==> flow/design.v <==
`timescale 1ns / 1ps
module D_flipflop(
    input D,
    input clk,
    input en,
    input reset,
	 output reg Q
    );
always @ (posedge clk or negedge reset)
if (!reset)
Q <= 1'b0;
else if (en)
Q <= D;
endmodule
`timescale 1ns / 1ps
module Debouncing(
    input In,
    input clk,
    input en,
	 input rst,
    output X
    );
	 wire temp1,temp2,temp3;
D_flipflop ONE(In,clk,en,rst,temp1),
			  TWO(temp1,clk,en,rst,temp2),
			  Three(temp2,clk,en,rst,temp3);
assign X= temp1 && temp2 && temp3 ;
endmodule
`timescale 1ns / 1ps
module Rising_Edge_Detector(
input LEVEL,
input clk,
input en,
input rst,
output Z
    );
reg [1:0] state, nextState;
parameter ONE=2'b00, ZERO=2'b01, EDGE=2'b10, X = 2'b11 ;
always @ (LEVEL or state)  begin
 case (state)
 ONE: if (LEVEL) nextState = ONE;
	else nextState = ZERO;
 ZERO: if (LEVEL) nextState = EDGE;
	else nextState = ZERO;
 EDGE: if (LEVEL) nextState = ONE;
	else nextState = ZERO;
 default:
	nextState = X;
 endcase
 end
always @ (posedge clk or negedge rst) begin
 if(!rst) state <= ZERO;
 else if (en) state <= nextState;
end
assign Z = (state == EDGE);
endmodule
`timescale 1ns / 1ps
module ClockDivider( clk, tick, rst);
	input clk,rst;
	output tick;
	reg out;
	integer i;
	assign tick = (i >= 3) && !out;
	always@(posedge clk or negedge rst) begin
		if(!rst) begin
			i <= 0;
			out <= 1'b0;
		end
		else begin
				if(i<3)
					i <= i+1;
				else begin
					out <= !out;
					i <= 0;
				end
			end
	end
endmodule
`timescale 1ns / 1ps
module UpCounter_SyncReset(clk, en, rst, Q);
input clk, en, rst;
output reg [1:0] Q;
always @ (posedge clk or negedge rst) begin
	if(!rst)
		Q<=2'b00;  
	else if (en) begin
		if(Q == 2'b11)
			Q<=2'b00;
		else
			Q<=Q+1'b1;
			end
end
endmodule
`timescale 1ns / 1ps
module dec(
	input [5:0] sec,
	input [3:0] min2,
	input [3:0] min1,
	input [3:0] H2,
	input [2:0] H1,
	input condition,
	input [3:0] Amin2,
	input [3:0] Amin1,
	input [3:0] AH2,
	input [1:0] AH1,
	input clk,
	input tick,
	input reset,
	output reg [6:0] out,
	output reg [3:0]selector
	);
	reg [6:0] out_min2;
	reg [6:0] out_min1;
	reg [6:0] out_H2;
	reg [6:0] out_H1;
	reg [6:0] out_Amin2;
	reg [6:0] out_Amin1;
	reg [6:0] out_AH2;
	reg [6:0] out_AH1;
always @ (*)
begin
	 case (min2)
			4'b0000: out_min2=7'b0000001;  
			4'b0001: out_min2=7'b1001111;  
			4'b0010: out_min2=7'b0010010;
			4'b0011: out_min2=7'b0000110; 
			4'b0100: out_min2=7'b1001100; 
			4'b0101: out_min2=7'b0100100;
			4'b0110: out_min2=7'b0100000;  
			4'b0111: out_min2=7'b0001111; 
			4'b1000: out_min2=7'b0000000; 
			4'b1001: out_min2=7'b0000100;
			4'b1010: out_min2=7'b0001000;  
			4'b1111: out_min2=7'b1101010;  
			default: out_min2=7'b1111111;  
		endcase
case (min1)
			4'b0000: out_min1=7'b0000001;  
			4'b0001: out_min1=7'b1001111;  
			4'b0010: out_min1=7'b0010010;
			4'b0011: out_min1=7'b0000110; 
			4'b0100: out_min1=7'b1001100; 
			4'b0101: out_min1=7'b0100100;
			4'b0110: out_min1=7'b0100000;  
			4'b0111: out_min1=7'b0001111; 
			4'b1000: out_min1=7'b0000000; 
			4'b1001: out_min1=7'b0000100;
			4'b1010: out_min1=7'b1110000;  
			4'b1111: out_min1=7'b0001000;  
			default: out_min1=7'b1111111;  
		endcase
		case (H2)
			4'b0000: out_H2=7'b0000001;  
			4'b0001: out_H2=7'b1001111;  
			4'b0010: out_H2=7'b0010010;
			4'b0011: out_H2=7'b0000110; 
			4'b0100: out_H2=7'b1001100; 
			4'b0101: out_H2=7'b0100100;
			4'b0110: out_H2=7'b0100000;  
			4'b0111: out_H2=7'b0001111; 
			4'b1000: out_H2=7'b0000000; 
			4'b1001: out_H2=7'b0000100; 
			4'b1010: out_H2=7'b0010000;  
			4'b1111: out_H2=7'b1110001;  
			default: out_H2=7'b1111111;  
		endcase
		case (H1)
			3'b000: out_H1=7'b0000001;  
			3'b001: out_H1=7'b1001111;  
			3'b010: out_H1=7'b0010010;
			3'b011: out_H1=7'b0100100;		 
			3'b111: out_H1=7'b0001000;		 
			default: out_H1=7'b1111111;  
		endcase
case (Amin2)
			4'b0000: out_Amin2=7'b0000001;  
			4'b0001: out_Amin2=7'b1001111;  
			4'b0010: out_Amin2=7'b0010010;
			4'b0011: out_Amin2=7'b0000110; 
			4'b0100: out_Amin2=7'b1001100; 
			4'b0101: out_Amin2=7'b0100100;
			4'b0110: out_Amin2=7'b0100000;  
			4'b0111: out_Amin2=7'b0001111; 
			4'b1000: out_Amin2=7'b0000000; 
			4'b1001: out_Amin2=7'b0000100;
			default: out_Amin2=7'b1111111;  
		endcase
case (Amin1)
			4'b0000: out_Amin1=7'b0000001;  
			4'b0001: out_Amin1=7'b1001111;  
			4'b0010: out_Amin1=7'b0010010;
			4'b0011: out_Amin1=7'b0000110; 
			4'b0100: out_Amin1=7'b1001100; 
			4'b0101: out_Amin1=7'b0100100;
			4'b0110: out_Amin1=7'b0100000;  
			4'b0111: out_Amin1=7'b0001111; 
			4'b1000: out_Amin1=7'b0000000; 
			4'b1001: out_Amin1=7'b0000100;
			default: out_Amin1=7'b1111111;  
		endcase
		case (AH2)
			4'b0000: out_AH2=7'b0000001;  
			4'b0001: out_AH2=7'b1001111;  
			4'b0010: out_AH2=7'b0010010;
			4'b0011: out_AH2=7'b0000110; 
			4'b0100: out_AH2=7'b1001100; 
			4'b0101: out_AH2=7'b0100100;
			4'b0110: out_AH2=7'b0100000;  
			4'b0111: out_AH2=7'b0001111; 
			4'b1000: out_AH2=7'b0000000; 
			4'b1001: out_AH2=7'b0000100; 
			default: out_AH2=7'b1111111;  
		endcase
		case (AH1)
			2'b00: out_AH1=7'b0000001;  
			2'b01: out_AH1=7'b1001111;  
			2'b10: out_AH1=7'b0010010;	
			default: out_AH1=7'b1111111;  
		endcase
end
wire [1:0] kk;
UpCounter_SyncReset clock_only(clk,tick,reset,kk);
always @(*)
if(condition==1'b1)
	case(kk) 
	2'b00:begin selector= 4'b1110; out=out_Amin2; end
	2'b01:begin selector= 4'b1101; out=out_Amin1; end
	2'b10:begin selector= 4'b1011; out=out_AH2; end
	2'b11:begin selector= 4'b0111; out=out_AH1; end
	endcase	
else
	case(kk) 
	2'b00:begin selector= 4'b1110; out=out_min2; end
	2'b01:begin selector= 4'b1101; out=out_min1; end
	2'b10:begin selector= 4'b1011; out=out_H2; end
	2'b11:begin selector= 4'b0111; out=out_H1; end
	endcase
endmodule
`timescale 1ns / 1ps
module clk1 (
	input clk,
	input rst,
	input clr,
	output rise,
	output reg out);
	integer i;
	assign rise = !clr && (i >= 5) && !out;
	always@(posedge clk or negedge rst) begin
		if(!rst) begin
			i <= 0;
			out <= 1'b0;
		end
		else if(clr) begin
			i <= 0;
			out <= 1'b0;
		end
		else begin
				if(i<5)
					i <= i+1;
				else begin
					out <= !out;
					i <= 0;
				end
			end
	end
endmodule
`timescale 1ns / 1ps
module clk2 (
	input clk,
	input rst,
	input clr,
	output rise,
	output reg out);
	integer i;
	assign rise = !clr && (i >= 799) && !out;
	always@(posedge clk or negedge rst) begin
		if(!rst) begin
			i <= 0;
			out <= 1'b0;
		end
		else if(clr) begin
			i <= 0;
			out <= 1'b0;
		end
		else begin
				if(i<799)
					i <= i+1;
				else begin
					out <= !out;
					i <= 0;
				end
			end
	end
endmodule
`timescale 1ns / 1ps
module clk3 (
	input clk,
	input rst,
	input clr,
	output rise,
	output reg out);
	integer i;
	assign rise = !clr && (i >= 24) && !out;
	always@(posedge clk or negedge rst) begin
		if(!rst) begin
			i <= 0;
			out <= 1'b0;
		end
		else if(clr) begin
			i <= 0;
			out <= 1'b0;
		end
		else begin
				if(i<24)
					i <= i+1;
				else begin
					out <= !out;
					i <= 0;
				end
			end
	end
endmodule
`timescale 1ns / 1ps
module I2s(
	 input CLK,
	 input rst,
	 input enable,
	 output S_CLK,
	 output LR_CLK,
	 output M_CLK,
	 output reg Sin
    );
wire [15:0] data= 16'b1101101101101110;
wire clk1,clk2,clk3;
wire rise1,rise2,rise3;
clk1  five_hundred_500KHz	 (CLK,rst,!enable,rise1,clk1);
clk2  four_4KHz			 	 (CLK,rst,!enable,rise2,clk2);
clk3 thirty_two_times_128KHz(CLK,rst,!enable,rise3,clk3);
assign M_CLK = clk1;
assign LR_CLK = clk2;
assign S_CLK = clk3;
integer i;
always @(posedge CLK or negedge rst)
begin
	if (!rst)
		begin
		i <=0;
		Sin <= 1'b0;
		end
	else if (!enable)
		begin
		i <=0;
		Sin <= 1'b0;
		end
	else if (rise3)
		begin
		Sin<=data[i[3:0]];
		i <= i+1;
		end
end
endmodule
`timescale 1ns / 1ps
module digital_loc(
    input key_a,
    input key_b,
    input key_c,
    input key_d,
    input reset,
	 input clk,
    output [6:0] postion_state,
	 output  [3:0] x,
	 output reg [1:0] Led2,
	 output  [3:0] selector,
	 output reg dot,
	 output S_CLK,
	 output LR_CLK,
	 output M_CLK,
	 output  Sin
    );
	  wire tick;
	 reg [3:0] min2; reg[3:0] min1; reg[2:0] H1; reg [3:0] H2;
	 reg [3:0] A_min2; reg [3:0] A_min1; reg [1:0] A_H1; reg [3:0] A_H2;
	 reg [5:0] sec;
	 ClockDivider twohundredHZ(clk, tick, reset);
	 wire tempa, tempb, tempc, tempd;
	 Debouncing a(key_a,clk,tick,reset,tempa),
					b(key_b,clk,tick,reset,tempb),
					c(key_c,clk,tick,reset,tempc),
					d(key_d,clk,tick,reset,tempd);
	 wire tempAA,tempBB,tempCC,tempDD;
	Rising_Edge_Detector		AA(tempa,clk,tick,reset,tempAA),
									BB(tempb,clk,tick,reset,tempBB),
									CC(tempc,clk,tick,reset,tempCC),
									DD(tempd,clk,tick,reset,tempDD);
integer interal_counter;
reg alarm_sound;
reg [20:0] old_value;
reg condition_alarm;
 reg [3:0] state, nextState;
parameter state_Clock=4'b0001        ,state_Adjust_min2= 4'b0010;
parameter state_Adjust_min1= 4'b0011 ,state_Adjust_H2= 4'b0100;
parameter state_Adjust_H1= 4'b0101   ,state_Adjust_Amin2= 4'b0110;
parameter state_Adjust_Amin1= 4'b0111,state_Adjust_AH2= 4'b1000;
parameter state_Adjust_AH1= 4'b1001  ,state_Pause=4'b1010;
parameter state_Stop_A= 4'b1011      , state_Adjust_X=4'b1111;
assign x = state;
always @(*)
	condition_alarm = (state == state_Adjust_Amin2) || (state == state_Adjust_Amin1) ||
	                  (state == state_Adjust_AH2)   || (state == state_Adjust_AH1);
always @ (*)
if(!tempAA && !tempBB   )
	nextState=state;
else
 case (state)
	state_Clock: begin if(tempAA) nextState = state_Adjust_min2;
	else if(tempBB) nextState =state_Pause;
	else  nextState = state_Clock; end
	state_Pause: begin if(tempBB) nextState=state_Clock;
	else nextState=state_Pause; end
	state_Adjust_min2: begin if(tempAA) nextState= state_Adjust_min1;
	else nextState= state_Clock; end
	state_Adjust_min1: begin if(tempAA) nextState= state_Adjust_H2;
	else nextState= state_Clock; end
	state_Adjust_H2: begin if(tempAA) nextState= state_Adjust_H1;
	else nextState= state_Clock; end
	state_Adjust_H1: begin if(tempAA) nextState= state_Adjust_Amin2;
	else nextState= state_Clock; end
	state_Adjust_Amin2: begin if(tempAA) nextState= state_Adjust_Amin1;
	else nextState= state_Clock; end
	state_Adjust_Amin1: begin if(tempAA) nextState= state_Adjust_AH2;
	else nextState= state_Clock; end
	state_Adjust_AH2:begin if(tempAA) nextState= state_Adjust_AH1;
	else nextState= state_Clock; end
	state_Adjust_AH1:begin if(tempAA) nextState= state_Adjust_min2;
	else nextState= state_Clock; end
 default: nextState = state_Adjust_X;
 endcase
always @ (posedge clk or negedge reset)
begin
	if(!reset)
		state <= state_Clock;
	else if(tick)
		state <= nextState;
end
always @(posedge clk or negedge reset)
	if(!reset )
			begin
				min2<=0;
				min1<=0;
				H1 <=0;
				H2 <=0;
				sec<=0;
				A_min2<=0;
				A_min1<=4'b0000;
				A_H1 <=0;
				A_H2 <=0;
				Led2<=2'b00;
				alarm_sound<=0;
				interal_counter<=0;
				dot<=0;
				old_value<=21'b0;
			end
else if(tick) begin
if(interal_counter<199)
					interal_counter<=interal_counter+1;
else begin
							interal_counter<=0;
							dot<=!dot;
if(state == state_Pause) begin min2<=min2; min1<=min1; H1<=H1; H2<=H2; dot<=0; end   
else if(Led2==2'b11)
							begin
							Led2<=2'b00; alarm_sound<=0; sec<=old_value[5:0];
							min2<=old_value[9:6]; min1<= old_value[13:10]; H2<= old_value[17:14]; H1<= old_value[20:18];
							old_value <=21'b000000000000000000000;
							end
else begin
							if(sec == 6'b111011)
								begin
								sec <= 6'b000000;
								if(min2==4'b1001)
									begin
									min2<=4'b0000;
									if(min1==4'b0101)
										begin
										min1<=4'b0000;
										if( (H1==3'b010) && (H2==4'b0011) )
											begin H1<=3'b000; H2<=4'b0000; end
										else if(H2==4'b1001)
											begin H2<=4'b0000; H1<=H1+1'b1; end
										else
											H2<=H2+1'b1;
										end
									else
										min1<=min1+1'b1;
									end
								else
									min2<=min2+1'b1;
								end
							else
								sec <= sec+1'b1;
							if( (H1==A_H1) && (H2==A_H2) && (min1==A_min1) && (min2==A_min2) && (sec==6'b000000))
								begin
								Led2<=2'b11; alarm_sound<=1;
								old_value <={H1,H2,min1,min2,(sec+1'b1)};
								min2<= 4'b1111; min1<= 4'b1111; H2<= 4'b1111; H1<= 3'b111;
								end
		end
		end
if((state != state_Clock) && (state != state_Pause))
		begin
		dot<=0;
		begin min2<=min2; min1<=min1; H1<=H1; H2<=H2; end
		 if((tempCC==1) && (state == state_Adjust_min2))
			if(min2==4'b1001)
					min2 <= 4'b0000;
			else	min2<=min2+1'b1;
	else if((tempCC==1) && (state == state_Adjust_min1))
			if(min1==4'b0101)
					min1 <= 4'b0000;
			else	min1<=min1+1'b1;
	else if((tempCC==1) && (state == state_Adjust_H2))
			if( H2==4'b1001)
					H2<=4'b0000;
			else
					H2<=H2+1'b1;
	else if((tempCC==1) && (state == state_Adjust_H1))
			if(H1==3'b010)
				H1<=3'b000;
			else	H1<=H1+1'b1;
	else if((tempCC==1) && (state == state_Adjust_Amin2))
			begin
			if(A_min2==4'b1001)
					A_min2 <= 4'b0000;
			else	A_min2<= A_min2+1'b1;
			end
	else if((tempCC==1) && (state == state_Adjust_Amin1))
			begin
			if(A_min1==4'b0101)
					A_min1 <= 4'b0000;
			else	A_min1<=A_min1+1'b1;
			end
	else if((tempCC==1) && (state == state_Adjust_AH2))
			begin
			if( A_H2==4'b1001)
					A_H2<=4'b0000;
			else
					A_H2<=A_H2+1'b1;
			end
	else if((tempCC==1) && (state == state_Adjust_AH1))
			begin
			if(A_H1==2'b10)
				A_H1<=2'b00;
			else	A_H1<=A_H1+1'b1;
			end
if((tempDD==1) && (state == state_Adjust_min2))
			if( min2==0)
					min2<= 4'b1001;
			else
					min2<=min2-1'b1;
	else if((tempDD==1) && (state == state_Adjust_min1))
			if(min1==0)
				min1 <= 4'b0101;
			else
				min1<=min1-1'b1;
	else if((tempDD==1) && (state == state_Adjust_H2))
			if( H2==0)
				H2<=4'b1001;
			else
				H2<=H2-1'b1;
	else if((tempDD==1) && (state == state_Adjust_H1))
			if (H1==0)
				H1 <= 3'b010;
			else
				H1 <= H1-1'b1;
	else if((tempDD==1) && (state == state_Adjust_Amin2))
			begin
			if( A_min2==0)
					A_min2<= 4'b1001;
			else
					A_min2<=A_min2-1'b1;
			end
	else if((tempDD==1) && (state == state_Adjust_Amin1))
			begin
			if(A_min1==0)
				A_min1 <= 4'b0101;
			else
				A_min1<=A_min1-1'b1;
			end
	else if((tempDD==1) && (state == state_Adjust_AH2))
			begin
			if( A_H2==0)
				A_H2<=4'b1001;
			else
				A_H2<=A_H2-1'b1;
			end
	else if((tempDD==1) && (state == state_Adjust_AH1))
			begin
			if (A_H1==0)
				A_H1 <= 2'b10;
			else
				A_H1 <= A_H1-1'b1;
			end
end
end
I2s sound(clk,reset,alarm_sound,S_CLK,LR_CLK,M_CLK,Sin);
dec print_satus(sec,min2,min1,H2,H1,condition_alarm,A_min2, A_min1, A_H2,A_H1,clk,tick,reset, postion_state,selector);
endmodule
# From RTL to reports: digital_loc
# The steps from the RTL of digital_loc to its reports follow in flow order.
# Line numbers count from 1 in the design file above.
# Operators: Yosys type, input widths -> output width; for muxes data width and select width s.
# Not given: n/a
[setup]
top = "digital_loc"
clock_port = "clk"
lib = "sky130hd"
lib_corner = "tt_025C_1v80"

# Word-level counts
# Yosys after proc, flatten, opt, wreduce and memory -nomap, before mapping. Memory bits, and registers merged into a memory's read port (data or address), are not among the register bits. Print and check cells are not counted. Equal cells are merged and count once.
# Memory sizes are those after Yosys's memory passes, which may raise the word count (mostly to a power of two), join words into wider ones and drop unused or constant bits.
[bits]
wordCells = 388
clocked_rd_ports_x_width = 0
rom_bits = 672
latchBits = 0
input_bits = 6
mem_count = 6
ff_bits = 283
out_inout_bits = 22
mem_bits_rw = 0
[op_classes]
multipliers = 0
div = 0
n_addsub = 24
n_shift = 1
n_reduce_logical = 76
mux = 180
n_logic = 3
cmp = 7
eq_ne = 49
[memory_table]
columns = ["name", "size", "word_bits", "read_ports", "write_ports", "line_no", "rtl"]
rows = [
  ["(name not given)", 16, 7, 1, 0, 122, "case (min2)"],
  ["(name not given)", 16, 7, 1, 0, 137, "case (min1)"],
  ["(name not given)", 16, 7, 1, 0, 152, "case (H2)"],
  ["(name not given)", 16, 7, 1, 0, 175, "case (Amin2)"],
  ["(name not given)", 16, 7, 1, 0, 188, "case (Amin1)"],
  ["(name not given)", 16, 7, 1, 0, 201, "case (AH2)"],
]
[op_table]
columns = ["operator", "n"]
rows = [
  ["$mux 4", 87],
  ["$mux 32", 10],
  ["$add 32x2->32 const B", 6],
  ["$mux 3", 24],
  ["$pmux 7 s4", 2],
  ["$mux 2", 27],
  ["$mux 21", 2],
  ["$pmux 4 s10", 1],
  ["$pmux 7 s5", 1],
  ["$logic_and 1x1->1", 34],
  ["$lt 32x11->1 const B", 1],
  ["$ge 32x3->1 const B", 1],
  ["$lt 32x3->1 const B", 1],
  ["$lt 32x4->1 const B", 1],
  ["$ge 32x6->1 const B", 1],
  ["$lt 32x6->1 const B", 1],
  ["$lt 32x9->1 const B", 1],
  ["$eq 4x4->1 const B", 7],
  ["$add 4x1->4 const B", 6],
  ["$sub 4x1->4 const B", 6],
  ["$eq 4x3->1 const B", 6],
  ["$logic_not 4->1", 6],
  ["$pmux 7 s3", 1],
  ["$mux 1", 17],
  ["$shiftx 16x4->1 const A", 1],
  ["$eq 2x2->1 const B", 8],
  ["$pmux 4 s4", 1],
  ["$pmux 2 s2", 4],
]
# Not listed: further kinds 37, cells in them 76.

# Logic depth
# Longest topological path by Yosys (ltp), each cell counted once; first at word level (registers and memories cut), then after technology mapping (sequential cells cut; the memories' decode and read muxes count).
[logic_depth]
ltp_word = 18
ABC_AREA = 0
depth_mapped = 9
mapped_depth_nobuf = 8

# Synthesis result
# The flow's flattened synthesis, as Yosys stat reports it; memories are mapped. The netlist is that of the ABC_AREA named above (0 if unset); the other value can give another one.
[synth_totals]
ff_cells = 257
seqArea_mm2 = 0.0064374
buf_cells = 91
stdcells = 1844
synth_area_mm2 = 0.0160016
[types]
columns = ["type", "n", "area_total_um2"]
rows = [
  ["sky130_fd_sc_hd__dfrtp_1", 252, 6.31E+03],
  ["sky130_fd_sc_hd__ha_1", 72, 900.864],
  ["sky130_fd_sc_hd__nor2_1", 238, 893.357],
  ["sky130_fd_sc_hd__xor2_1", 86, 753.222],
  ["sky130_fd_sc_hd__nand2_1", 185, 694.416],
  ["sky130_fd_sc_hd__xnor2_1", 72, 630.605],
  ["sky130_fd_sc_hd__o21ai_0", 109, 545.523],
  ["sky130_fd_sc_hd__a21oi_1", 89, 445.427],
  ["sky130_fd_sc_hd__nand3_1", 82, 410.394],
  ["sky130_fd_sc_hd__inv_1", 85, 319.056],
  ["sky130_fd_sc_hd__clkbuf_1", 77, 289.027],
  ["sky130_fd_sc_hd__nor4_1", 46, 287.776],
  ["sky130_fd_sc_hd__nor3_1", 49, 245.235],
  ["sky130_fd_sc_hd__nand4_1", 37, 231.472],
  ["sky130_fd_sc_hd__mux2i_1", 23, 230.221],
  ["sky130_fd_sc_hd__and3_1", 36, 225.216],
  ["sky130_fd_sc_hd__mux2_2", 18, 202.694],
  ["sky130_fd_sc_hd__and4_1", 17, 148.893],
]
# Not listed: further types 66, cells in them 271.
# By module: a second synthesis without flattening, with its own total; a netlist apart from the flattened one above.
[unflattened]
cells_unflattened = 1884
area_unflattened_mm2 = 0.0167198
# Rows give one instance, submodules left out.
[by_module]
columns = ["module", "area_mm2", "n_inst", "mod_seq_area_mm2", "cells"]
rows = [
  ["digital_loc", 0.0063511, 1, 0.0023535, 750],
  ["clk1", 0.001838, 1, 0.0008258, 192],
  ["clk3", 0.0018142, 1, 0.0008258, 189],
  ["dec", 0.0018055, 1, 0, 268],
  ["ClockDivider", 0.0017742, 1, 0.0008258, 183],
  ["clk2", 0.0017692, 1, 0.0008258, 193],
  ["D_flipflop", 0.00004, 12, 0.000025, 2],
  ["Rising_Edge_Detector", 0.0001201, 4, 0.0000763, 12],
  ["I2s", 0.0002928, 1, 0.0001251, 27],
  ["UpCounter_SyncReset", 0.0000888, 1, 0.00005, 6],
  ["Debouncing", 0.0000063, 4, 0, 1],
]

# Timing after synthesis
# Path of least setup slack by OpenSTA after synthesis, without wires, with an ideal clock, recovery checks aside; 20% of the period is set as input and as output delay. Where synthesis merged equal registers, the netlist keeps one of their names.
[synth_timing]
path_type = "register to output"
from = "reg print_satus.clock_only.Q[1]"
to = "out postion_state[0]"
setup_slack_ps = 6079
delay_ps = 1921
path_buffers = 1
period_ps = 10000
t_first_pin_ps = 0
t_arrival_ps = 1921
t_required_ps = 8000
path_stages = 10
out_delay_ps = 2000
synth_period_reached_ps = 3921
# "delay_ps" is the arrival time less input delay plus setup time.
# A path that ends at an output port has no setup time.
# "path_stages": output pins that drive a net of the path, with the launching flip-flop's if there is one; two outputs of one cell count as two.
# "synth_period_reached_ps" is the clock period less the worst setup slack; recovery checks do not enter. This is arithmetic on one report: input and output delays are still those of the set period (20% each).
# The rows between start and end are the longest chain of elaborated cells between them; the timing report does not say that the signal goes this way. Where chains are equally long, one stands for them.
# A line is the first line of the expression or statement that the cell stems from. Yosys adds cells for indexed reads and writes and turns some case tables into memories.
# At most two assigning lines are given for a register; there are more.
[synth_via]
path_cell_list = "sky130_fd_sc_hd__dfrtp_1 -> sky130_fd_sc_hd__inv_1 -> sky130_fd_sc_hd__ha_1 -> sky130_fd_sc_hd__clkbuf_1 -> sky130_fd_sc_hd__inv_1 -> sky130_fd_sc_hd__a21oi_1 -> sky130_fd_sc_hd__o21ai_0 -> sky130_fd_sc_hd__o211a_1 -> sky130_fd_sc_hd__mux4_2 -> sky130_fd_sc_hd__inv_1"
elab_chain_cells = 3
cone_cells = 7
cone_classes = "eq/ne: 3; mux: 3; reduce/logical: 1"
[synth_rtl]
columns = ["item", "line_no", "rtl"]
rows = [
  ["start, declared", 82, "output reg [1:0] Q;"],
  ["start, assigned", 85, "Q<=2'b00;"],
  ["start, assigned", 90, "Q<=Q+1'b1;"],
  ["$eq 2x2->1", 232, "case(kk)"],
  ["$pmux 7 s4", 232, ""],
  ["$mux 7", 224, "if(condition==1'b1)"],
  ["end, declared", 370, "output [6:0] postion_state,"],
]

# Timing after layout
# From the final timing report of flow run 1: the path of least setup slack in the routed layout; clock arrival at registers is part of the times.
# The report prints the path's times to 10 ps; the period is as set.
[layout_timing]
path_type = "register to output"
from = "reg H1[0]"
to = "out postion_state[0]"
t_first_pin_ps = 570
t_required_ps = 3510
period_ps = 4390
path_buffers = 1
path_stages = 9
out_delay_ps = 880
t_arrival_ps = 3370
setup_slack_ps = 150
# The rows between start and end are the longest chain of elaborated cells between them; the timing report does not say that the signal goes this way. Where chains are equally long, one stands for them.
# At most two assigning lines are given for a register; there are more.
[layout_via]
path_cell_list = "sky130_fd_sc_hd__dfrtp_1 -> sky130_fd_sc_hd__inv_1 -> sky130_fd_sc_hd__ha_1 -> sky130_fd_sc_hd__nor2b_2 -> sky130_fd_sc_hd__o22ai_1 -> sky130_fd_sc_hd__a222oi_1 -> sky130_fd_sc_hd__mux4_2 -> sky130_fd_sc_hd__inv_1 -> sky130_fd_sc_hd__clkdlybuf4s50_1"
elab_chain_cells = 4
cone_cells = 8
cone_classes = "eq/ne: 4; mux: 3; reduce/logical: 1"
[layout_rtl]
columns = ["item", "line_no", "rtl"]
rows = [
  ["start, declared", 381, "reg [3:0] min2; reg[3:0] min1; reg[2:0] H1; reg [3:0] H2;"],
  ["start, assigned", 473, "min2<=old_value[9:6]; min1<= old_value[13:10]; H2<= old_value[17:14]; H1<= old_value[20:18];"],
  ["start, assigned", 529, "else H1<=H1+1'b1;"],
  ["$eq 3x3->1", 167, "case (H1)"],
  ["$pmux 7 s5", 167, ""],
  ["$pmux 7 s4", 232, "case(kk)"],
  ["$mux 7", 224, "if(condition==1'b1)"],
  ["end, declared", 370, "output [6:0] postion_state,"],
]

# Design digital_loc on sky130hd. What follows are 5 stored runs of the flow, each under its own settings; their order means nothing. The constraints put input and output delay at 20% of the set period each and load the outputs with 0.01 pF.
# "clock_period_reached_ps": clock period set for the run, less the worst setup slack. It is reckoned from that one timing run; input and output delays stay at 20% of the period that was set.
# "totalPower_uw": no workload was simulated; the value follows from the tool's default switching activity.

[[run]]
name = "flow run 1"
[run.settings]
ABC_AREA = 0
CELL_PAD_IN_SITES_GLOBAL_PLACEMENT = 2
CORE_ASPECT_RATIO = 0.88
CORE_UTILIZATION = 40
MAX_ROUTING_LAYER = "met5"
PLACE_DENSITY_LB_ADDON = 0.08
SETUP_SLACK_MARGIN = -0.06
period_ns = 4.39
CAP_MARGIN = 20
CORE_MARGIN = 2
SLEW_MARGIN = 20
[run.results]
synthArea_mm2 = 0.0160016
setup_ws_ps = 147
final_die_area_mm2 = 0.0416229
cell_area_final_mm2 = 0.0178559
clock_period_reached_ps = 4243
totalPower_uw = 5220
tns_ps = 0

[[run]]
name = "flow run 2"
[run.settings]
CELL_PAD_IN_SITES_DETAIL_PLACEMENT = 1
CELL_PAD_IN_SITES_GLOBAL_PLACEMENT = 3
CORE_MARGIN = 10
CORE_UTILIZATION = 46
CTS_CLUSTER_SIZE = 84
GPL_ROUTABILITY_DRIVEN = 0
GPL_TIMING_DRIVEN = 0
HOLD_SLACK_MARGIN = -0.08
MAX_ROUTING_LAYER = "met4"
SETUP_SLACK_MARGIN = -0.3
SLEW_MARGIN = 30
TNS_END_PERCENT = 55
period_ns = 4.87
CAP_MARGIN = 20
[run.results]
synthArea_mm2 = 0.0160016
setup_ws_ps = 279
final_die_area_mm2 = 0.0426464
cell_area_final_mm2 = 0.0180448
clock_period_reached_ps = 4591
totalPower_uw = 4719
tns_ps = 0

[[run]]
name = "flow run 3"
[run.settings]
CAP_MARGIN = 0
CELL_PAD_IN_SITES_DETAIL_PLACEMENT = 1
CELL_PAD_IN_SITES_GLOBAL_PLACEMENT = 1
CORE_ASPECT_RATIO = 0.84
CORE_MARGIN = 2
CORE_UTILIZATION = 40
CTS_CLUSTER_DIAMETER = 32
GPL_ROUTABILITY_DRIVEN = 1
GPL_TIMING_DRIVEN = 1
MAX_ROUTING_LAYER = "met5"
MIN_ROUTING_LAYER = "met1"
PLACE_DENSITY_LB_ADDON = 0.06
TNS_END_PERCENT = 75
period_ns = 6.81
SLEW_MARGIN = 20
[run.results]
synthArea_mm2 = 0.0160016
setup_ws_ps = 2012
final_die_area_mm2 = 0.0416259
cell_area_final_mm2 = 0.019032
clock_period_reached_ps = 4798
totalPower_uw = 4898
tns_ps = 0

[[run]]
name = "flow run 4"
[run.settings]
CELL_PAD_IN_SITES_GLOBAL_PLACEMENT = 3
CORE_MARGIN = 2
CORE_UTILIZATION = 40
CTS_CLUSTER_DIAMETER = 32
GPL_TIMING_DRIVEN = 0
MIN_ROUTING_LAYER = "met2"
PLACE_DENSITY = 0.45
period_ns = 3.66
CAP_MARGIN = 20
SLEW_MARGIN = 20
[run.results]
synthArea_mm2 = 0.0160016
setup_ws_ps = 13
final_die_area_mm2 = 0.0416201
cell_area_final_mm2 = 0.0201343
clock_period_reached_ps = 3647
totalPower_uw = 9992
tns_ps = 0

[[run]]
name = "flow run 5"
[run.settings]
ABC_AREA = 1
CAP_MARGIN = 35
CELL_PAD_IN_SITES_GLOBAL_PLACEMENT = 2
CORE_UTILIZATION = 18
GPL_ROUTABILITY_DRIVEN = 1
GPL_TIMING_DRIVEN = 0
HOLD_SLACK_MARGIN = -0.09
PLACE_DENSITY_LB_ADDON = 0.1
TNS_END_PERCENT = 100
period_ns = 8.3
CORE_MARGIN = 2
SLEW_MARGIN = 20
[run.results]
synthArea_mm2 = 0.0174317
setup_ws_ps = 2942
final_die_area_mm2 = 0.0993479
cell_area_final_mm2 = 0.0207374
clock_period_reached_ps = 5358
totalPower_uw = 3078
tns_ps = 0
